==> flow/design.v <==
module tpumac
    #(parameter BITS_AB=8,
    parameter BITS_C=16)
    (
    input clk, rst_n, WrEn, en,
    input signed [BITS_AB-1:0] Ain,
    input signed [BITS_AB-1:0] Bin,
    input signed [BITS_C-1:0] Cin,
    output reg signed [BITS_AB-1:0] Aout,
    output reg signed [BITS_AB-1:0] Bout,
    output reg signed [BITS_C-1:0] Cout
    );
    logic signed [BITS_C-1:0] AxB, CPAB;
    always_ff @(posedge clk, negedge rst_n) begin
        if (!rst_n) begin
            Aout <= 0;
            Bout <= 0;
        end else if (en) begin
            Aout <= Ain;
            Bout <= Bin;
        end
    end
    always_ff @(posedge clk, negedge rst_n) begin
        if (!rst_n) begin
            Cout <= 0;
        end else if (WrEn) begin
            Cout <= Cin;
        end else if (en) begin
            Cout <= CPAB;
        end 
    end
    always_comb begin
        AxB = Ain * Bin;
        CPAB = AxB + Cout;
    end
endmodule
module systolic_array
#(
parameter BITS = 8,
parameter DIM = 32
)
(
input clk,rst_n,en,
input [DIM-1:0][BITS-1:0] A,
input [DIM-1:0][BITS-1:0] B,
output [DIM-1:0][DIM-1:0][BITS*2-1:0] Cout
);
logic [DIM-1:0][DIM-1:0][BITS-1:0] MACAin, MACBin, MACAout, MACBout;
logic [DIM-1:0][DIM-1:0][BITS*2-1:0] MACCout;
assign Cout = MACCout;
genvar gi, gj;
generate
    for (gi = 0 ; gi < DIM ; gi++) begin : row
        for (gj = 0 ; gj < DIM ; gj++) begin : col
            tpumac #(.BITS_AB(BITS), .BITS_C(BITS*2)) iDUT (
                .clk(clk), .rst_n(rst_n), .WrEn(1'b0), .en(en),
                .Ain(MACAin[gi][gj]), .Bin(MACBin[gi][gj]), .Cin({(BITS*2){1'b0}}),
                .Aout(MACAout[gi][gj]), .Bout(MACBout[gi][gj]), .Cout(MACCout[gi][gj])
            );
        end
    end
endgenerate
always_comb begin : ABCManager
    for (int i = 0 ; i < DIM ; i++) begin
        MACAin[i][0] = A[i];
        MACBin[0][i] = B[i];
    end
    for (int i = 0 ; i < DIM ; i++) begin
        for (int j = 1 ; j < DIM ; j++) begin
            MACAin[i][j] = MACAout[i][j-1];
        end
    end
    for (int i = 1 ; i < DIM ; i++) begin
        for (int j = 0 ; j < DIM ; j++) begin
            MACBin[i][j] = MACBout[i-1][j]; 
        end
    end
end
endmodule
module layoutA
#(
    parameter BITS = 8,  
    parameter DIM = 32  
)
(
    input [DIM-1:0][DIM-1:0][BITS-1:0] INA,
    input [$clog2(DIM):0] m, n, 
    output logic [DIM-1:0][DIM*2-2:0][BITS-1:0] OUTA
);
always_comb begin : ConnectionsA
    for (int row = 0 ; row < DIM ; row++) begin
        for (int col = 0 ; col < DIM*2-1 ; col++) begin
            if (col >= DIM*2-1-n-row && col <= DIM*2-2-row && row < m) begin
                OUTA[row][col] = INA[row][DIM*2-2-col-row];
            end else begin
                OUTA[row][col] = 0;
            end
        end
    end
end
endmodule
module layoutB
#(
    parameter BITS = 8,  
    parameter DIM = 32  
)
(
    input [DIM-1:0][DIM-1:0][BITS-1:0] INB,
    input [$clog2(DIM):0] n, p, 
    output logic [DIM*2-2:0][DIM-1:0][BITS-1:0] OUTB
);
always_comb begin : ConnectionsB
    for (int row = 0 ; row < DIM ; row++) begin
        for (int col = 0 ; col < DIM*2-1 ; col++) begin
            if (col >= DIM*2-1-n-row && col <= DIM*2-2-row && row < p) begin
                OUTB[col][row] = INB[DIM*2-2-col-row][row];
            end else begin
                OUTB[col][row] = 0;
            end
        end
    end
end
endmodule
module MATMUL 
#(
    parameter BITS = 8,  
    parameter DIM = 32  
)
(
    input clk, rst_n, en,
    input [$clog2(DIM):0] m, n, p,
    input [DIM-1:0][DIM-1:0][BITS-1:0] matrixDataA,
    input [DIM-1:0][DIM-1:0][BITS-1:0] matrixDataB,
    output logic [DIM-1:0][DIM-1:0][BITS-1:0] dataOut,
    output logic done
);
logic [$clog2(DIM*4):0] count;
logic [DIM-1:0][BITS-1:0] Ain, Bin;
logic [DIM-1:0][DIM-1:0][BITS*2-1:0] Cout;
logic [DIM-1:0][DIM*2-2:0][BITS-1:0] OUTA;
logic [DIM*2-2:0][DIM-1:0][BITS-1:0] OUTB;
layoutA #(.BITS(BITS), .DIM(DIM))
LayoutADUT (.INA(matrixDataA),.m(m),.n(n),.OUTA(OUTA));
layoutB #(.BITS(BITS), .DIM(DIM))
LayoutBDUT (.INB(matrixDataB),.n(n),.p(p),.OUTB(OUTB));
systolic_array #(.BITS(BITS), .DIM(DIM))
SysArrayDUT (.clk(clk), .rst_n(rst_n), .en(en), .A(Ain), .B(Bin), .Cout(Cout));
always @(posedge clk, negedge rst_n) begin
    if (!rst_n) begin
        count <= 0;
    end else if (done) begin
        count <= 0;
    end else if (en == 1) begin
        count <= count + 1;
    end
end
always_comb begin : DataFeeder
    for (int i = 0 ; i < DIM ; i++) begin
        if (count <= DIM*2-2) begin
            Ain[i] = OUTA[i][DIM*2-2-count];
            Bin[i] = OUTB[DIM*2-2-count][i];
        end else begin
            Ain[i] = 0;
            Bin[i] = 0;
        end
    end
    for (int i = 0 ; i < DIM ; i++) begin
        for (int j = 0 ; j < DIM ; j++) begin
            dataOut[i][j] = Cout[i][j] >> BITS;  
        end
    end
end
always_comb begin : howdone
    done = count == m+n+p-2 ? 1 : 0;
end
endmodule
module matmul_top
#(
    parameter BITS = 8,
    parameter DIM = 4
)
(
    input clk, rst_n, en,
    input [$clog2(DIM):0] m, n, p,
    input [DIM*DIM*BITS-1:0] mat_a,
    input [DIM*DIM*BITS-1:0] mat_b,
    output [DIM*DIM*BITS-1:0] mat_c,
    output done
);
MATMUL #(.BITS(BITS), .DIM(DIM)) u_matmul (
    .clk(clk), .rst_n(rst_n), .en(en),
    .m(m), .n(n), .p(p),
    .matrixDataA(mat_a), .matrixDataB(mat_b),
    .dataOut(mat_c), .done(done)
);
endmodule
Tool chain data of matmul_top
What the tools print for matmul_top, step after step. Lines are those of the file above, counted from 1. Library cell names are shortened. A cell with n/a has no value.

Top module: matmul_top. Clock input: clk. Library: sky130hd. Library corner: tt_025C_1v80.

Elaborated design
Yosys after proc, flatten, opt, wreduce and memory -nomap, before mapping. Memory bits, and registers merged into a memory's read port (data or address), are not among the register bits. Print and check cells are not counted. Equal cells are merged and count once.

The entry for $add $sub $neg reads 31. Multiply operators: 16. The figure for $lt $le $gt $ge is 31. Under equal/unequal tests stands 1. Under shift operators stands 8. For muxes and demuxes the number is 55. Reduce/logical cells: 45.

Operator list (count): 8-bit by 8-bit multiplier with 16-bit output (16); 224-bit by 32-bit variable part select with 8-bit output (6); 8-bit two-way mux (52); 1-bit by 32-bit greater-or-equal comparator with 1-bit output with constant A (8); 16-bit adder (16); 2-bit by 32-bit greater-or-equal comparator with 1-bit output with constant A (8); 224-bit by 11-bit variable part select with 8-bit output (1); 224-bit by 9-bit variable part select with 8-bit output (1); 3-bit by 32-bit greater-or-equal comparator with 1-bit output with constant A (6); 32-bit by 2-bit subtractor with 32-bit output with constant B (2); 32-bit by 5-bit adder with 32-bit output with constant B (2); 1-bit logical AND (44); 32-bit by 1-bit subtractor with 32-bit output with constant B (1); 5-bit by 32-bit == test with 1-bit output (1); 7-bit by 32-bit adder with 32-bit output with constant A (1); 8-bit by 32-bit adder with 32-bit output with constant A (1); 1-bit by 3-bit less-than comparator with 1-bit output with constant A (4); 11-bit by 5-bit adder with 12-bit output with constant B (1); 2-bit by 3-bit less-than comparator with 1-bit output with constant A (4); 7-bit by 9-bit adder with 10-bit output with constant A (1); 5-bit two-way mux (2); 3-bit by 5-bit subtractor with 6-bit output with constant A (1); 5-bit by 2-bit subtractor with 6-bit output with constant B (1); 4-bit by 3-bit adder with 5-bit output (1); 5-bit by 1-bit adder with 5-bit output with constant B (1); 5-bit by 3-bit less-or-equal comparator with 1-bit output with constant B (1); 3-bit by 3-bit adder with 4-bit output (1); 3-bit by 3-bit subtractor with 4-bit output with constant A (1).

Not listed: further kinds 2, cells in them 2.

The figure for bits in registers is 453. Under output and inout bits stands 129.

Depth
Longest topological path by Yosys (ltp), each cell counted once; first at word level (registers and memories cut), then after technology mapping (sequential cells cut; the memories' decode and read muxes count).

The figure for depth in word-level cells is 9. The entry for ABC_AREA reads 0. Under mapped depth stands 38.

Netlist
Yosys stat after the flow's synthesis: flattened, memories mapped to cells. It holds for the ABC_AREA given above (unset counts as 0); a run with the other value may have another netlist. Totals and module areas in this step are rounded.

Cell types: fa_1 (count 1141, area in all 2.28E+04 um^2); dfrtp_1 (count 453, area in all 1.13E+04 um^2); ha_1 (count 615, area in all 7694.88 um^2); inv_1 (count 1373, area in all 5.15E+03 um^2); mux2_2 (count 238, area in all 2680.07 um^2); nand2_1 (count 687, area in all 2.58E+03 um^2); and2_1 (count 398, area in all 2.49E+03 um^2); xnor2_1 (count 265, area in all 2.32E+03 um^2); a21oi_1 (count 253, area in all 1.27E+03 um^2); o21ai_0 (count 254, area in all 1.27E+03 um^2); clkbuf_1 (count 263, area in all 987.197 um^2); buf_4 (count 131, area in all 983.443 um^2); nand3_1 (count 171, area in all 855.821 um^2); nor2_1 (count 203, area in all 761.981 um^2); nand2b_1 (count 112, area in all 700.672 um^2); and3_1 (count 85, area in all 531.76 um^2); nor2b_1 (count 76, area in all 475.456 um^2); nor3_1 (count 91, area in all 455.437 um^2).

Not listed: further types 89, cells in them 1087.

The entry for cell count reads 7896. For mapped area the number is 74100 um^2. Under sequential part of the area stands 11300 um^2. Under flip-flop cells stands 453. For buffers the number is 503.

The figures by module come from a second, unflattened synthesis with its own total; it is not the netlist above.

Cell total of the unflattened synthesis: 8013. For area total of the unflattened synthesis the number is 80400 um^2.

Each row is one instance without its submodules.

By module: tpumac (times used 16, cells 404, area 4200 um^2); MATMUL (times used 1, cells 977, area 9310 um^2); layoutB (times used 1, cells 281, area 1980 um^2); layoutA (times used 1, cells 290, area 1970 um^2); systolic_array (times used 1, cells 1, area 3.8 um^2); matmul_top (times used 1, cells 0, area 0.0 um^2).

Worst setup path after synthesis
Path of least setup slack by OpenSTA after synthesis, without wires, with an ideal clock, recovery checks aside; 20% of the period is set as input and as output delay. Where synthesis merged equal registers, the netlist keeps one of their names.

Path type: input -> register. From: input n[2]. To: register u_matmul.SysArrayDUT.row[0].col[0].iDUT.Cout[12]. Under clock period stands 11.0 ns. Under external input delay stands 2.200 ns. For library setup time the number is 0.095 ns. Launch time at the first pin: 2.200 ns. Arrival: 9.940 ns. The figure for path slack is 0.965 ns. The figure for path delay is 7.835 ns. Under stages on the path stands 28. The figure for period reached after synthesis is 10.035 ns.

"path delay" is the arrival time less input delay plus setup time. "stages on the path" counts driving pins, that of a launching flip-flop among them; a cell with two outputs on the path counts twice. "period reached after synthesis" = period - worst setup slack (recovery checks aside). The figure is calculated, with input and output delays left at 20% of the set period. At most two assigning lines are given for a register; there are more.

Cells stage by stage: buf_2 buf_2 buf_2 buf_1 inv_1 ha_1 nand3b_1 or4b_2 a21oi_1 o21a_1 a2111oi_4 nor4_1 inv_1 fa_1 fa_1 inv_1 fa_1 fa_1 inv_1 fa_1 inv_1 ha_1 o21ai_0 a21boi_0 o311a_1 o21a_1 o21a_1 o31ai_1.

Ends and longest elaborated chain, post-synthesis: from (decl) (line 184) `input [$clog2(DIM):0] m, n, p,`; to (assign) (line 25) `Cout <= 0;`; to (assign) (line 27) `Cout <= Cin;`; to (decl) (line 11) `output reg signed [BITS_C-1:0] Cout`.

Chain of elaborated cells between the ends: none given.

Timing after layout
From the final timing report of flow run A: the path of least setup slack in the routed layout; clock arrival at registers is part of the times.

Path type: input -> register. From: input n[1]. To: register u_matmul.SysArrayDUT.row[2].col[0].iDUT.Cout[14]. Under clock period stands 10.1 ns. Under external input delay stands 2.02 ns. For library setup time the number is 0.11 ns. Launch time at the first pin: 2.02 ns. Arrival: 10.19 ns. The figure for path slack is 0.45 ns. Under stages on the path stands 28.

At most two assigning lines are given for a register; there are more.

Cells stage by stage: clkdlybuf4s50_1 ha_1 buf_4 nand2b_1 nand3_1 o21ai_0 a221oi_1 o311ai_0 buf_4 o211a_2 nand2_1 fa_1 fa_1 inv_1 ha_1 inv_1 fa_1 inv_1 ha_1 ha_1 fa_1 a21o_1 a21o_1 a211oi_1 o21bai_1 a31oi_1 mux2i_1 a211o_1.

Ends and longest elaborated chain, after layout: from (decl) (line 184) `input [$clog2(DIM):0] m, n, p,`; to (assign) (line 25) `Cout <= 0;`; to (assign) (line 27) `Cout <= Cin;`; to (decl) (line 11) `output reg signed [BITS_C-1:0] Cout`.

Chain of elaborated cells between the ends: none given.

Appendix: measured runs

6 stored runs of matmul_top in the flow (synthesis by Yosys, layout by OpenROAD, sky130hd cells), in arbitrary order. Constraints: input delay and output delay 20% of the set period each, output load 0.01 pF. "achieved period": clock period set for the run, less the worst setup slack. It is reckoned from that one timing run; input and output delays stay at 20% of the period that was set. "worst setup path time" = time allowed to the worst setup path (clock period - input delay - output delay, where it has them) - its slack; a late launch clock adds to it, a late capture clock takes from it. "power consumption" rests on the timing tool's default activity at the inputs, not on a simulated workload. Values from the reports are rounded here.

Flow run A has these settings: CORE_UTILIZATION 22; PLACE_DENSITY 0.6; period_ns 10.1; CAP_MARGIN 20; CORE_MARGIN 2; SLEW_MARGIN 20. The smallest hold slack reads 0.489 ns. The power consumption stands at 28.2 mW. The measured setup slack of the worst path is 0.447 ns. The standard-cell area after layout reads 86000 um^2. The worst setup path time reads 7.63 ns. Kind of the worst setup path: input -> register. The achieved period stands at 9.653 ns. The post-synthesis cell area reads 74100 um^2. The utilization in the final report reads 0.256. For the setup TNS the run shows 0.000 ns. For the die footprint the run shows 342000 um^2.

Flow run B has these settings: ABC_AREA 1; CELL_PAD_IN_SITES_DETAIL_PLACEMENT 0; CORE_ASPECT_RATIO 1.18; CORE_MARGIN 3; CORE_UTILIZATION 48; CTS_CLUSTER_SIZE 85; GPL_ROUTABILITY_DRIVEN 1; GPL_TIMING_DRIVEN 1; HOLD_SLACK_MARGIN 0.17; MIN_ROUTING_LAYER met1; PLACE_DENSITY_LB_ADDON 0.26; SLEW_MARGIN 25; period_ns 8.89; CAP_MARGIN 20. The power consumption stands at 31.4 mW. The measured setup slack of the worst path is 0.502 ns. The utilization in the final report reads 0.553. The standard-cell area after layout reads 83100 um^2. The worst setup path time reads 6.61 ns. Kind of the worst setup path: input -> register. For the die footprint the run shows 157000 um^2. The smallest hold slack reads 0.479 ns. For the setup TNS the run shows 0.000 ns. The post-synthesis cell area reads 73100 um^2. The achieved period stands at 8.388 ns.

Flow run C has these settings: ABC_AREA 0; CELL_PAD_IN_SITES_DETAIL_PLACEMENT 0; CORE_MARGIN 3; CORE_UTILIZATION 48; CTS_CLUSTER_SIZE 85; GPL_ROUTABILITY_DRIVEN 0; GPL_TIMING_DRIVEN 0; HOLD_SLACK_MARGIN 0.17; MIN_ROUTING_LAYER met1; PLACE_DENSITY_LB_ADDON 0.26; SETUP_SLACK_MARGIN 2.58; SLEW_MARGIN 10; period_ns 8.89; CAP_MARGIN 20. Outcome: no results, routing failed with GRT-0232.

Flow run D has these settings: CELL_PAD_IN_SITES_GLOBAL_PLACEMENT 1; CORE_MARGIN 6; CORE_UTILIZATION 17; CTS_CLUSTER_DIAMETER 31; GPL_TIMING_DRIVEN 0; HOLD_SLACK_MARGIN -0.09; PLACE_DENSITY 0.87; TNS_END_PERCENT 90; period_ns 11.0; CAP_MARGIN 20; SLEW_MARGIN 20. The measured setup slack of the worst path is 0.085 ns. For the setup TNS the run shows 0.000 ns. The utilization in the final report reads 0.211. The worst setup path time reads 10.92 ns. Kind of the worst setup path: register -> register. The smallest hold slack reads 0.471 ns. For the die footprint the run shows 452000 um^2. The power consumption stands at 29.1 mW. The post-synthesis cell area reads 74100 um^2. The achieved period stands at 10.915 ns. The standard-cell area after layout reads 91300 um^2.

Flow run E has these settings: CELL_PAD_IN_SITES_GLOBAL_PLACEMENT 3; CORE_MARGIN 6; CORE_UTILIZATION 17; CTS_CLUSTER_DIAMETER 31; CTS_CLUSTER_SIZE 39; GPL_ROUTABILITY_DRIVEN 0; GPL_TIMING_DRIVEN 0; MAX_ROUTING_LAYER met5; PLACE_DENSITY 0.87; TNS_END_PERCENT 90; period_ns 11.0; CAP_MARGIN 20; SLEW_MARGIN 20. The measured setup slack of the worst path is 0.061 ns. The standard-cell area after layout reads 92000 um^2. The utilization in the final report reads 0.213. The achieved period stands at 10.939 ns. The power consumption stands at 28.7 mW. For the setup TNS the run shows 0.000 ns. The post-synthesis cell area reads 74100 um^2. For the die footprint the run shows 452000 um^2. The smallest hold slack reads 0.476 ns. The worst setup path time reads 10.94 ns. Kind of the worst setup path: register -> register.

Flow run F has these settings: CELL_PAD_IN_SITES_GLOBAL_PLACEMENT 3; CORE_ASPECT_RATIO 0.75; CORE_MARGIN 6; CORE_UTILIZATION 17; CTS_CLUSTER_DIAMETER 31; CTS_CLUSTER_SIZE 39; GPL_ROUTABILITY_DRIVEN 0; GPL_TIMING_DRIVEN 0; MAX_ROUTING_LAYER met4; PLACE_DENSITY 0.87; TNS_END_PERCENT 90; period_ns 13.4; CAP_MARGIN 20; SLEW_MARGIN 20. The utilization in the final report reads 0.208. The achieved period stands at 13.674 ns. For the setup TNS the run shows -1.29 ns. The power consumption stands at 22.9 mW. The post-synthesis cell area reads 74100 um^2. The standard-cell area after layout reads 89900 um^2. The measured setup slack of the worst path is -0.274 ns. The smallest hold slack reads 0.475 ns. For the die footprint the run shows 452000 um^2. The worst setup path time reads 13.67 ns. Kind of the worst setup path: register -> register.
